==> flow/design.v <==
module ALU (
    input         clk,         
    input         rst,         
    input         i_vld,       
    input  [31:0] i_a,         
    input  [31:0] i_b,         
    input         opcode,      
    output reg [31:0] o_res,   
    output reg    o_res_vld,   
    output reg    overflow     
);
reg         i_vld_stage1;
reg [31:0]  i_a_stage1, i_b_stage1;
reg         opcode_stage1;
always @(posedge clk or posedge rst) begin
    if (rst) begin
        i_vld_stage1  <= 1'b0;
        i_a_stage1    <= 32'b0;
        i_b_stage1    <= 32'b0;
        opcode_stage1 <= 1'b0;
    end else begin
        i_vld_stage1  <= i_vld;
        i_a_stage1    <= i_a;
        i_b_stage1    <= i_b;
        opcode_stage1 <= opcode;
    end
end
reg         opcode_stage2, opcode_stage3, opcode_stage4;
always @(posedge clk or posedge rst) begin
    if (rst) begin
        opcode_stage2 <= 1'b0;
        opcode_stage3 <= 1'b0;
        opcode_stage4 <= 1'b0;
    end else begin
        opcode_stage2 <= opcode_stage1;
        opcode_stage3 <= opcode_stage2;
        opcode_stage4 <= opcode_stage3;
    end
end
wire [31:0] add_res, mul_res;
wire        add_vld, mul_vld;
wire        add_ovf,  mul_ovf;
adder_32bit adder_inst (
    .clk        (clk),
    .rst        (rst),
    .i_vld      (i_vld_stage1),
    .i_a        (i_a_stage1),
    .i_b        (i_b_stage1),
    .o_res      (add_res),
    .o_res_vld  (add_vld),
    .overflow   (add_ovf)
);
multiplier_32bit multiplier_inst (
    .clk        (clk),
    .rst        (rst),
    .i_vld      (i_vld_stage1),
    .i_a        (i_a_stage1),
    .i_b        (i_b_stage1),
    .o_res      (mul_res),
    .o_res_vld  (mul_vld),
    .overflow   (mul_ovf)
);
always @(posedge clk or posedge rst) begin
    if (rst) begin
        o_res     <= 32'b0;
        o_res_vld <= 1'b0;
        overflow  <= 1'b0;
    end else begin
        case (opcode_stage4)
            1'b0: begin   
                o_res     <= add_res;
                o_res_vld <= add_vld;
                overflow  <= add_ovf;
            end
            1'b1: begin   
                o_res     <= mul_res;
                o_res_vld <= mul_vld;
                overflow  <= mul_ovf;
            end
            default: begin
                o_res     <= 32'b0;
                o_res_vld <= 1'b0;
                overflow  <= 1'b0;
            end
        endcase
    end
end
endmodule
module adder_32bit (
    input         clk,
    input         rst,
    input  [31:0] i_a,
    input  [31:0] i_b,
    input         i_vld,
    output reg [31:0] o_res,
    output reg    o_res_vld,
    output reg    overflow
);
wire        sign_a, sign_b;
wire [7:0]  exp_a, exp_b;
wire [23:0] man_a, man_b;   
assign sign_a = i_a[31];
assign sign_b = i_b[31];
assign exp_a  = i_a[30:23];
assign exp_b  = i_b[30:23];
assign man_a = (exp_a == 8'b0) ? {1'b0, i_a[22:0]} : {1'b1, i_a[22:0]};
assign man_b = (exp_b == 8'b0) ? {1'b0, i_b[22:0]} : {1'b1, i_b[22:0]};
wire is_nan_a  = (exp_a == 8'hFF) && (|i_a[22:0]);
wire is_nan_b  = (exp_b == 8'hFF) && (|i_b[22:0]);
wire is_inf_a  = (exp_a == 8'hFF) && (i_a[22:0] == 23'b0);
wire is_inf_b  = (exp_b == 8'hFF) && (i_b[22:0] == 23'b0);
wire is_zero_a = (i_a[30:0] == 31'b0);
wire is_zero_b = (i_b[30:0] == 31'b0);
reg         i_vld_r;
reg         sign_a_r, sign_b_r;
reg  [7:0]  exp_a_r, exp_b_r;
reg  [23:0] man_a_r, man_b_r;
reg         is_nan_a_r, is_nan_b_r;
reg         is_inf_a_r, is_inf_b_r;
reg         is_zero_a_r, is_zero_b_r;
always @(posedge clk or posedge rst) begin
    if (rst) begin
        i_vld_r     <= 1'b0;
        sign_a_r    <= 1'b0; sign_b_r    <= 1'b0;
        exp_a_r     <= 8'b0; exp_b_r     <= 8'b0;
        man_a_r     <= 24'b0; man_b_r    <= 24'b0;
        is_nan_a_r  <= 1'b0; is_nan_b_r  <= 1'b0;
        is_inf_a_r  <= 1'b0; is_inf_b_r  <= 1'b0;
        is_zero_a_r <= 1'b0; is_zero_b_r <= 1'b0;
    end else begin
        i_vld_r     <= i_vld;
        sign_a_r    <= sign_a;    sign_b_r    <= sign_b;
        exp_a_r     <= exp_a;     exp_b_r     <= exp_b;
        man_a_r     <= man_a;     man_b_r     <= man_b;
        is_nan_a_r  <= is_nan_a;  is_nan_b_r  <= is_nan_b;
        is_inf_a_r  <= is_inf_a;  is_inf_b_r  <= is_inf_b;
        is_zero_a_r <= is_zero_a; is_zero_b_r <= is_zero_b;
    end
end
wire [7:0]  exp_diff;
wire [7:0]  shift_amt;
wire [23:0] man_a_aligned, man_b_aligned;
assign exp_diff = (exp_a_r > exp_b_r) ? (exp_a_r - exp_b_r) : (exp_b_r - exp_a_r);
assign shift_amt = (exp_diff > 8'd23) ? 8'd23 : exp_diff;   
assign man_a_aligned = (exp_a_r > exp_b_r) ? man_a_r : (man_a_r >> shift_amt);
assign man_b_aligned = (exp_a_r > exp_b_r) ? (man_b_r >> shift_amt) : man_b_r;
wire [7:0]  exp_larger = (exp_a_r > exp_b_r) ? exp_a_r : exp_b_r;
wire        op_add_sub;   
wire [24:0] sum_raw;      
wire        sign_sum;
assign op_add_sub = sign_a_r ^ sign_b_r;   
assign sum_raw = (sign_a_r == sign_b_r) ? 
                 {1'b0, man_a_aligned} + {1'b0, man_b_aligned} :   
                 (man_a_aligned >= man_b_aligned) ? 
                 {1'b0, man_a_aligned - man_b_aligned} :           
                 {1'b0, man_b_aligned - man_a_aligned};            
assign sign_sum = (sign_a_r == sign_b_r) ? sign_a_r :            
                  (man_a_aligned >= man_b_aligned) ? sign_a_r :  
                  sign_b_r;                                      
wire        add_nan = is_nan_a_r || is_nan_b_r ||
                      ((is_inf_a_r && is_inf_b_r) && (sign_a_r != sign_b_r));
reg         i_vld_r2;
reg [24:0]  sum_raw_r;
reg         sign_sum_r;
reg [7:0]   exp_larger_r;
reg         is_nan_r, is_inf_r, is_zero_r;
always @(posedge clk or posedge rst) begin
    if (rst) begin
        i_vld_r2    <= 1'b0;
        sum_raw_r   <= 25'b0;
        sign_sum_r  <= 1'b0;
        exp_larger_r <= 8'b0;
        is_nan_r    <= 1'b0;
        is_inf_r    <= 1'b0;
        is_zero_r   <= 1'b0;
    end else begin
        i_vld_r2    <= i_vld_r;
        sum_raw_r   <= sum_raw;
        sign_sum_r  <= sign_sum;
        exp_larger_r <= exp_larger;
        is_nan_r    <= add_nan;
        is_inf_r    <= (is_inf_a_r || is_inf_b_r) && !add_nan;
        is_zero_r   <= is_zero_a_r && is_zero_b_r;
    end
end
reg  [23:0] man_norm;
reg  [7:0]  exp_norm;
reg         overflow_norm;
always @(*) begin
    man_norm    = sum_raw_r[23:0];
    exp_norm    = exp_larger_r;
    overflow_norm = 1'b0;
    if (sum_raw_r[24:0] == 25'b0) begin
        man_norm = 24'b0;
        exp_norm = 8'b0;
    end
    else if (~sum_raw_r[24] && ~sum_raw_r[23]) begin   
        if (sum_raw_r[22]) begin
            man_norm = sum_raw_r[23:0] << 1;
            exp_norm = exp_larger_r - 1;
        end else if (sum_raw_r[21]) begin
            man_norm = sum_raw_r[23:0] << 2;
            exp_norm = exp_larger_r - 2;
        end else if (sum_raw_r[20]) begin
            man_norm = sum_raw_r[23:0] << 3;
            exp_norm = exp_larger_r - 3;
        end else if (sum_raw_r[19]) begin
            man_norm = sum_raw_r[23:0] << 4;
            exp_norm = exp_larger_r - 4;
        end else if (sum_raw_r[18]) begin
            man_norm = sum_raw_r[23:0] << 5;
            exp_norm = exp_larger_r - 5;
        end else if (sum_raw_r[17]) begin
            man_norm = sum_raw_r[23:0] << 6;
            exp_norm = exp_larger_r - 6;
        end else begin
            man_norm = sum_raw_r[23:0] << 7;
            exp_norm = exp_larger_r - 7;
        end
    end
    else if (sum_raw_r[24]) begin
        man_norm = sum_raw_r[24:1];
        exp_norm = exp_larger_r + 1;
        overflow_norm = (exp_norm == 8'hFF);   
    end
    if (exp_norm == 8'hFF) overflow_norm = 1'b1;
end
always @(posedge clk or posedge rst) begin
    if (rst) begin
        o_res     <= 32'b0;
        o_res_vld <= 1'b0;
        overflow  <= 1'b0;
    end else if (i_vld_r2) begin
        if (is_nan_r) begin
            o_res <= 32'h7FC0_0000;   
            overflow <= 1'b1;
        end
        else if (is_inf_r) begin
            o_res <= {sign_sum_r, 8'hFF, 23'b0};   
            overflow <= 1'b1;
        end
        else if (is_zero_r) begin
            o_res <= {sign_sum_r, 31'b0};   
            overflow <= 1'b0;
        end
        else if (overflow_norm) begin
            o_res <= {sign_sum_r, 8'hFF, 23'b0};   
            overflow <= 1'b1;
        end
        else begin
            o_res <= {sign_sum_r, exp_norm, man_norm[22:0]};
            overflow <= 1'b0;
        end
        o_res_vld <= 1'b1;
    end else begin
        o_res_vld <= 1'b0;
        o_res     <= 32'b0;
        overflow  <= 1'b0;
    end
end
endmodule
module multiplier_32bit (
    input         clk,
    input         rst,
    input  [31:0] i_a,
    input  [31:0] i_b,
    input         i_vld,
    output reg [31:0] o_res,
    output reg    o_res_vld,
    output reg    overflow
);
wire        sign_a, sign_b;
wire [7:0]  exp_a, exp_b;
wire [23:0] man_a, man_b;
assign sign_a = i_a[31];
assign sign_b = i_b[31];
assign exp_a  = i_a[30:23];
assign exp_b  = i_b[30:23];
assign man_a  = (exp_a == 8'b0) ? {1'b0, i_a[22:0]} : {1'b1, i_a[22:0]};
assign man_b  = (exp_b == 8'b0) ? {1'b0, i_b[22:0]} : {1'b1, i_b[22:0]};
wire is_nan_a  = (exp_a == 8'hFF) && (|i_a[22:0]);
wire is_nan_b  = (exp_b == 8'hFF) && (|i_b[22:0]);
wire is_inf_a  = (exp_a == 8'hFF) && (i_a[22:0] == 23'b0);
wire is_inf_b  = (exp_b == 8'hFF) && (i_b[22:0] == 23'b0);
wire is_zero_a = (i_a[30:0] == 31'b0);
wire is_zero_b = (i_b[30:0] == 31'b0);
reg         i_vld_r;
reg         sign_a_r, sign_b_r;
reg  [7:0]  exp_a_r, exp_b_r;
reg  [23:0] man_a_r, man_b_r;
reg         is_nan_a_r, is_nan_b_r;
reg         is_inf_a_r, is_inf_b_r;
reg         is_zero_a_r, is_zero_b_r;
always @(posedge clk or posedge rst) begin
    if (rst) begin
        i_vld_r     <= 1'b0;
        sign_a_r    <= 1'b0; sign_b_r    <= 1'b0;
        exp_a_r     <= 8'b0; exp_b_r     <= 8'b0;
        man_a_r     <= 24'b0; man_b_r    <= 24'b0;
        is_nan_a_r  <= 1'b0; is_nan_b_r  <= 1'b0;
        is_inf_a_r  <= 1'b0; is_inf_b_r  <= 1'b0;
        is_zero_a_r <= 1'b0; is_zero_b_r <= 1'b0;
    end else begin
        i_vld_r     <= i_vld;
        sign_a_r    <= sign_a;    sign_b_r    <= sign_b;
        exp_a_r     <= exp_a;     exp_b_r     <= exp_b;
        man_a_r     <= man_a;     man_b_r     <= man_b;
        is_nan_a_r  <= is_nan_a;  is_nan_b_r  <= is_nan_b;
        is_inf_a_r  <= is_inf_a;  is_inf_b_r  <= is_inf_b;
        is_zero_a_r <= is_zero_a; is_zero_b_r <= is_zero_b;
    end
end
wire [47:0] product_raw;   
wire        sign_res;
wire [7:0]  exp_raw;
wire [7:0]  exp_calc;
wire        overflow_calc;
wire [23:0] man_rounded;
wire [22:0] man_final;
assign sign_res = sign_a_r ^ sign_b_r;   
assign product_raw = man_a_r * man_b_r;  
assign exp_raw = exp_a_r + exp_b_r - 8'd127;
wire product_msb = product_raw[47];   
wire [47:0] product_shifted = product_msb ? product_raw >> 1 : product_raw;
assign exp_calc = product_msb ? exp_raw + 1 : exp_raw;
wire guard_bit    = product_shifted[23];
wire sticky_bit   = |product_shifted[22:0];
wire round_up     = guard_bit && (sticky_bit || product_shifted[24]);
assign man_rounded = product_shifted[47:24] + round_up;
wire carry_round = man_rounded[23];   
assign man_final = carry_round ? man_rounded[23:1] : man_rounded[22:0];
wire [7:0] exp_final = carry_round ? exp_calc + 1 : exp_calc;
assign overflow_calc = (exp_final == 8'hFF) || (exp_raw > 8'd254);
wire        mul_nan = is_nan_a_r || is_nan_b_r ||
                      ((is_inf_a_r && is_zero_b_r) || (is_zero_a_r && is_inf_b_r));
reg         i_vld_r2;
reg         sign_res_r;
reg [7:0]   exp_final_r;
reg [22:0]  man_final_r;
reg         overflow_calc_r;
reg         is_nan_r, is_inf_r, is_zero_r;
always @(posedge clk or posedge rst) begin
    if (rst) begin
        i_vld_r2        <= 1'b0;
        sign_res_r      <= 1'b0;
        exp_final_r     <= 8'b0;
        man_final_r     <= 23'b0;
        overflow_calc_r <= 1'b0;
        is_nan_r        <= 1'b0;
        is_inf_r        <= 1'b0;
        is_zero_r       <= 1'b0;
    end else begin
        i_vld_r2        <= i_vld_r;
        sign_res_r      <= sign_res;
        exp_final_r     <= exp_final;
        man_final_r     <= man_final;
        overflow_calc_r <= overflow_calc;
        is_nan_r        <= mul_nan;
        is_inf_r        <= (is_inf_a_r || is_inf_b_r) && !mul_nan;
        is_zero_r       <= is_zero_a_r || is_zero_b_r;
    end
end
always @(posedge clk or posedge rst) begin
    if (rst) begin
        o_res     <= 32'b0;
        o_res_vld <= 1'b0;
        overflow  <= 1'b0;
    end else if (i_vld_r2) begin
        if (is_nan_r) begin
            o_res <= 32'h7FC0_0000;   
            overflow <= 1'b1;
        end
        else if (is_inf_r) begin
            o_res <= {sign_res_r, 8'hFF, 23'b0};   
            overflow <= 1'b1;
        end
        else if (is_zero_r) begin
            o_res <= {sign_res_r, 31'b0};   
            overflow <= 1'b0;
        end
        else if (overflow_calc_r) begin
            o_res <= {sign_res_r, 8'hFF, 23'b0};   
            overflow <= 1'b1;
        end
        else begin
            o_res <= {sign_res_r, exp_final_r, man_final_r};
            overflow <= 1'b0;
        end
        o_res_vld <= 1'b1;
    end else begin
        o_res_vld <= 1'b0;
        o_res     <= 32'b0;
        overflow  <= 1'b0;
    end
end
endmodule
* From RTL to reports: ALU
The steps from the RTL of ALU to its reports follow in flow order.
Line numbers count from 1 in the design file above.
Operators: Yosys type, input widths -> output width; for muxes data width and select width s.
Cell names lack the library's common part.
The mark -- stands for no value.
- Design top :: ALU
- Clock :: clk
- Standard-cell library :: sky130hd
- Library corner :: tt_025C_1v80

* Elaborated design
Yosys after proc, flatten, opt, wreduce and memory -nomap, before mapping. Enables and synchronous resets that opt folds into registers are not counted as muxes. Memory bits, and registers merged into a memory's read port (data or address), are not among the register bits. Print and check cells are not counted. Equal cells are merged and count once.
- Register bits :: 317
- Input port bits :: 68
- Output and inout bits :: 34
- Word-level cells :: 171
- Add/sub/neg operators :: 18
- Multipliers :: 1
- Magnitude comparators :: 4
- Eq/ne operators :: 7
- Shifts and indexed selects :: 2
- Mux-type cells :: 60
- Bitwise gates (word level) :: 4
- Reduce/logical cells :: 33
** Operators by type and width (number)
- $mul 24x24->48 :: 1
- $mux 23 :: 10
- $mux 31 :: 6
- $mux 32 :: 4
- $mux 24 :: 5
- $mux 8 :: 14
- $reduce_or 23->1 :: 3
- $pmux 32 s2 :: 1
- $logic_not 31->1 :: 2
- $sub 24x24->24 :: 2
- $shr 24x8->24 :: 2
- $mux 47 :: 1
- $logic_not 23->1 :: 2
- $eq 8x8->1 const B :: 5
- $sub 8x3->8 const B :: 4
- $add 24x24->25 :: 1
- $logic_not 25->1 :: 1
- $mux 25 :: 1
- $add 24x1->24 :: 1
- $ge 24x24->1 :: 1
- $add 8x1->8 const B :: 3
- $mux 1 :: 17
- $sub 8x2->8 const B :: 2
- $sub 8x8->8 :: 2
- $logic_not 8->1 :: 2
- $logic_and 1x1->1 :: 13
- $logic_or 1x1->1 :: 8
- $sub 8x1->8 const B :: 1
Not listed: further kinds 11, cells in them 14.

* Depth
Longest topological path by Yosys (ltp), each cell counted once; first at word level (registers and memories cut), then after technology mapping (sequential cells cut; the memories' decode and read muxes count).
- Depth after elaboration :: 16
- ABC_AREA :: 1
- Depth in mapped cells :: 47
- Mapped depth without buffers :: 43

* Mapped cells and area
Source: synth_stat.txt of the flow (Yosys; design flattened, memories mapped). It holds for the ABC_AREA given above (unset counts as 0); a run with the other value may have another netlist.
- Cells in the netlist :: 5773
- Mapped area :: 41649.9 µm²
- Sequential area :: 7932.6 µm²
- Flip-flops :: 317
- Buffers :: 263
** Cell types
- fa_1 :: number 488, area in all 9769.37 µm²
- dfrtp_1 :: number 317, area in all 7.93E+03 µm²
- nand2_1 :: number 1674, area in all 6.28E+03 µm²
- inv_1 :: number 1294, area in all 4.86E+03 µm²
- ha_1 :: number 289, area in all 3.62E+03 µm²
- nand3_1 :: number 262, area in all 1.31E+03 µm²
- nor2_1 :: number 292, area in all 1.1E+03 µm²
- o21ai_0 :: number 210, area in all 1.05E+03 µm²
- a21oi_1 :: number 188, area in all 940.902 µm²
- clkbuf_1 :: number 226, area in all 848.314 µm²
- xor2_1 :: number 58, area in all 507.987 µm²
- mux2_2 :: number 34, area in all 382.867 µm²
- nand4_1 :: number 52, area in all 325.312 µm²
- o221ai_1 :: number 25, area in all 218.96 µm²
- o22ai_1 :: number 30, area in all 187.68 µm²
- xnor2_1 :: number 19, area in all 166.41 µm²
- nor3_1 :: number 32, area in all 160.154 µm²
- nor4_1 :: number 23, area in all 143.888 µm²
Other cell types: 42; their cells: 260.

* Timing after synthesis
OpenSTA on the mapped netlist: ideal clock, no wires. The path of least setup slack (recovery checks aside). Input and output delay are each 20% of the period. Register names are those of the netlist, which keeps one name where synthesis merged equal registers.
- Kind :: register to register
- Start :: register (name not given)
- End :: register multiplier_inst.man_final_r[18]
- Clock period :: 9.0 ns
- Setup time :: 0.120 ns
- Time at the first pin :: 0.000 ns
- Data arrival time :: 7.351 ns
- Data required time :: 8.880 ns
- Setup slack :: 1.530 ns
- Path delay :: 7.471 ns
- Driving pins on the path :: 40
- Path buffers :: 2
- Synthesis period reached :: 7.47 ns
"path delay" is the arrival time less input delay plus setup time.
"driving pins on the path": output pins that drive a net of the path, with the launching flip-flop's if there is one; two outputs of one cell count as two.
"synthesis period reached" = period - worst setup slack (recovery checks aside). The figure is calculated, with input and output delays left at 20% of the set period.
The rows between start and end are the longest chain of elaborated cells between them; the timing report does not say that the signal goes this way. Where chains are equally long, one stands for them.
A line is the first line of the expression or statement that the cell stems from. Yosys adds cells for indexed reads and writes and turns some case tables into memories.
- Path through :: dfrtp_1 > clkbuf_1 > clkbuf_1 > nand2_1 > fa_1 > inv_1 > fa_1 > inv_1 > fa_1 > inv_1 > fa_1 > inv_1 > fa_1 > inv_1 > fa_1 > inv_1 > fa_1 > inv_1 > [... 4 more ...] > nor2_4 > nand2_1 > nor2_2 > nand2_2 > nand4_2 > nand2_4 > nand2_1 > nand2_1 > nor2_2 > ha_1 > inv_1 > nor3_2 > nand2_1 > nor2_2 > nand2_1 > nor2_4 > nand3_1 > and3_1
- Length of the longest elaborated chain :: 7
- Elaborated cells between the ends (all ways) :: 7
- RTL lines with such cells :: 6
- Those cells by class :: add/sub (1); mul (1); mux (2); reduce/logical (3)
** RTL lines, path post-synthesis
- $mul 24x24->48 :: RTL line 321
- $mux 47 :: RTL line 324
- $reduce_or 23->1 :: RTL line 327
- $logic_or 1x1->1 :: RTL line 328
- $logic_and 1x1->1 :: RTL line 328
- $add 24x1->24 :: RTL line 329
- $mux 23 :: RTL line 331 : assign man_final = carry_round ? man_rounded[23:1] : man_rounded[22:0];
- to (assign) :: RTL line 347 : man_final_r     <= 23'b0;
- to (assign) :: RTL line 356 : man_final_r     <= man_final;
- to (decl) :: RTL line 339 : reg [22:0]  man_final_r;

* Timing after layout
From the final timing report of run A: the path of least setup slack in the routed layout; clock arrival at registers is part of the times.
- Kind :: register to register
- Start :: register (name not given)
- End :: register multiplier_inst.man_final_r[18]
- Clock period :: 9.0 ns
- Setup time :: 0.11 ns
- Time at the first pin :: 0.64 ns
- Data arrival time :: 9.02 ns
- Data required time :: 9.52 ns
- Setup slack :: 0.50 ns
- Driving pins on the path :: 36
- Path buffers :: 0
The rows between start and end are the longest chain of elaborated cells between them; the timing report does not say that the signal goes this way. Where chains are equally long, one stands for them.
- Path through :: dfrtp_1 > nand2_1 > fa_1 > inv_1 > fa_1 > inv_1 > fa_1 > inv_1 > fa_1 > fa_1 > fa_1 > inv_1 > fa_1 > inv_1 > ha_1 > nand2_2 > nor2_2 > inv_2 > nor2_4 > nand2_1 > nor2_2 > nand2_2 > nand4_2 > nand2_4 > nand2_1 > nand2_1 > nor2_2 > ha_1 > inv_1 > nor3_2 > nand2_1 > nor2_2 > nand2_1 > nor2_4 > nand3_1 > and3_1
- Length of the longest elaborated chain :: 7
- Elaborated cells between the ends (all ways) :: 7
- RTL lines with such cells :: 6
- Those cells by class :: add/sub (1); mul (1); mux (2); reduce/logical (3)
** RTL lines, path after layout
- $mul 24x24->48 :: RTL line 321
- $mux 47 :: RTL line 324
- $reduce_or 23->1 :: RTL line 327
- $logic_or 1x1->1 :: RTL line 328
- $logic_and 1x1->1 :: RTL line 328
- $add 24x1->24 :: RTL line 329
- $mux 23 :: RTL line 331 : assign man_final = carry_round ? man_rounded[23:1] : man_rounded[22:0];
- to (assign) :: RTL line 347 : man_final_r     <= 23'b0;
- to (assign) :: RTL line 356 : man_final_r     <= man_final;
- to (decl) :: RTL line 339 : reg [22:0]  man_final_r;

Subject: flow runs of ALU

Hi,

Flow measurements of ALU on sky130hd: 4 stored runs with different settings, listed in no order. Input and output delays are each 20% of the period that was set; the output load is 0.01 pF.
By "achieved period" is meant the clock period of the run minus its worst setup slack. This is arithmetic on one report: input and output delays are still those of the set period (20% each).
"time on the worst setup path" is the time allowed to the run's worst setup path (the clock period less input and output delay, where it has them) less its slack. Clock arrival times count: a late capture clock shortens it, a late launch clock lengthens it.

* Run A
** Files
==> flow/run.sh <==
#!/bin/bash
# the make line also repeats the synthesis and layout settings of config.mk as NAME=value (left out here)
make -C /OpenROAD-flow-scripts/flow DESIGN_CONFIG=/design/flow/config.mk WORK_HOME=/design/flow/orfs CLKGATE_MAP_FILE= finish
==> flow/config.mk <==
export PLATFORM = sky130hd
export DESIGN_NAME = ALU
export DESIGN_NICKNAME = ALU
export VERILOG_FILES = /design/flow/design.v
export SDC_FILE = /design/flow/constraint.sdc
export NUM_CORES = 4
export LEC_CHECK = 0
export ABC_AREA = 1
export CAP_MARGIN = 20
export CORE_ASPECT_RATIO = 0.61
export CORE_MARGIN = 2
export CORE_UTILIZATION = 40
export GPL_ROUTABILITY_DRIVEN = 0
export SLEW_MARGIN = 20
==> flow/constraint.sdc <==
create_clock -name core_clock -period 9.0 [get_ports {clk}]
set_input_delay 1.8000 -clock core_clock [delete_from_list [all_inputs] [get_ports {clk}]]
set_output_delay 1.8000 -clock core_clock [all_outputs]
set_load 0.01 [all_outputs]
** Results
- Standard-cell area after layout :: 45225.9 µm²
- Time on the worst setup path :: 8.50 ns
- Worst path kind :: register to register
- Total negative setup slack :: 0.000 ns
- Setup slack of the worst path :: 0.497 ns
- Total die area :: 106802.0 µm²
- Synthesis area :: 41649.9 µm²
- Utilization :: 43.8 %
- Worst hold slack in the final report :: 0.348 ns
- Achieved period :: 8.503 ns

* Run B
** Files
==> flow/run.sh <==
#!/bin/bash
# the make line also repeats the synthesis and layout settings of config.mk as NAME=value (left out here)
make -C /OpenROAD-flow-scripts/flow DESIGN_CONFIG=/design/flow/config.mk WORK_HOME=/design/flow/orfs CLKGATE_MAP_FILE= finish
==> flow/config.mk <==
export PLATFORM = sky130hd
export DESIGN_NAME = ALU
export DESIGN_NICKNAME = ALU
export VERILOG_FILES = /design/flow/design.v
export SDC_FILE = /design/flow/constraint.sdc
export NUM_CORES = 4
export LEC_CHECK = 0
export CAP_MARGIN = 20
export CORE_MARGIN = 2
export CORE_UTILIZATION = 57
export PLACE_DENSITY = 0.6
export SLEW_MARGIN = 20
==> flow/constraint.sdc <==
create_clock -name core_clock -period 8.8 [get_ports {clk}]
set_input_delay 1.7600 -clock core_clock [delete_from_list [all_inputs] [get_ports {clk}]]
set_output_delay 1.7600 -clock core_clock [all_outputs]
set_load 0.01 [all_outputs]
** Results
- Standard-cell area after layout :: 43521.7 µm²
- Time on the worst setup path :: 8.41 ns
- Worst path kind :: register to register
- Total negative setup slack :: 0.000 ns
- Setup slack of the worst path :: 0.391 ns
- Total die area :: 71430.6 µm²
- Synthesis area :: 39505.4 µm²
- Utilization :: 63.5 %
- Worst hold slack in the final report :: 0.352 ns
- Achieved period :: 8.409 ns

* Run C
** Files
==> flow/run.sh <==
#!/bin/bash
# the make line also repeats the synthesis and layout settings of config.mk as NAME=value (left out here)
make -C /OpenROAD-flow-scripts/flow DESIGN_CONFIG=/design/flow/config.mk WORK_HOME=/design/flow/orfs CLKGATE_MAP_FILE= finish
==> flow/config.mk <==
export PLATFORM = sky130hd
export DESIGN_NAME = ALU
export DESIGN_NICKNAME = ALU
export VERILOG_FILES = /design/flow/design.v
export SDC_FILE = /design/flow/constraint.sdc
export NUM_CORES = 4
export LEC_CHECK = 0
export CAP_MARGIN = 20
export CELL_PAD_IN_SITES_DETAIL_PLACEMENT = 1
export CORE_MARGIN = 2
export CORE_UTILIZATION = 21
export GPL_ROUTABILITY_DRIVEN = 0
export MAX_ROUTING_LAYER = met5
export PLACE_DENSITY_LB_ADDON = 0.06
export SETUP_SLACK_MARGIN = 0.27
export SLEW_MARGIN = 5
==> flow/constraint.sdc <==
create_clock -name core_clock -period 4.96 [get_ports {clk}]
set_input_delay 0.9920 -clock core_clock [delete_from_list [all_inputs] [get_ports {clk}]]
set_output_delay 0.9920 -clock core_clock [all_outputs]
set_load 0.01 [all_outputs]
** Results
- Standard-cell area after layout :: 56484.2 µm²
- Time on the worst setup path :: 8.33 ns
- Worst path kind :: register to register
- Total negative setup slack :: -163.376 ns
- Setup slack of the worst path :: -3.368 ns
- Total die area :: 191608.0 µm²
- Synthesis area :: 39505.4 µm²
- Utilization :: 30.1 %
- Worst hold slack in the final report :: 0.348 ns
- Achieved period :: 8.328 ns

* Run D
** Files
==> flow/run.sh <==
#!/bin/bash
# the make line also repeats the synthesis and layout settings of config.mk as NAME=value (left out here)
make -C /OpenROAD-flow-scripts/flow DESIGN_CONFIG=/design/flow/config.mk WORK_HOME=/design/flow/orfs CLKGATE_MAP_FILE= finish
==> flow/config.mk <==
export PLATFORM = sky130hd
export DESIGN_NAME = ALU
export DESIGN_NICKNAME = ALU
export VERILOG_FILES = /design/flow/design.v
export SDC_FILE = /design/flow/constraint.sdc
export NUM_CORES = 4
export LEC_CHECK = 0
export CAP_MARGIN = 0
export CELL_PAD_IN_SITES_DETAIL_PLACEMENT = 1
export CORE_ASPECT_RATIO = 1.03
export CORE_MARGIN = 3
export CORE_UTILIZATION = 65
export GPL_ROUTABILITY_DRIVEN = 0
export GPL_TIMING_DRIVEN = 0
export HOLD_SLACK_MARGIN = 0.29
export MIN_ROUTING_LAYER = met2
export PLACE_DENSITY = 0.44
export SLEW_MARGIN = 20
export TNS_END_PERCENT = 60
==> flow/constraint.sdc <==
create_clock -name core_clock -period 5.43 [get_ports {clk}]
set_input_delay 1.0860 -clock core_clock [delete_from_list [all_inputs] [get_ports {clk}]]
set_output_delay 1.0860 -clock core_clock [all_outputs]
set_load 0.01 [all_outputs]
** Results
Stopped before the end: clock tree synthesis reported DPL-0033.

Regards
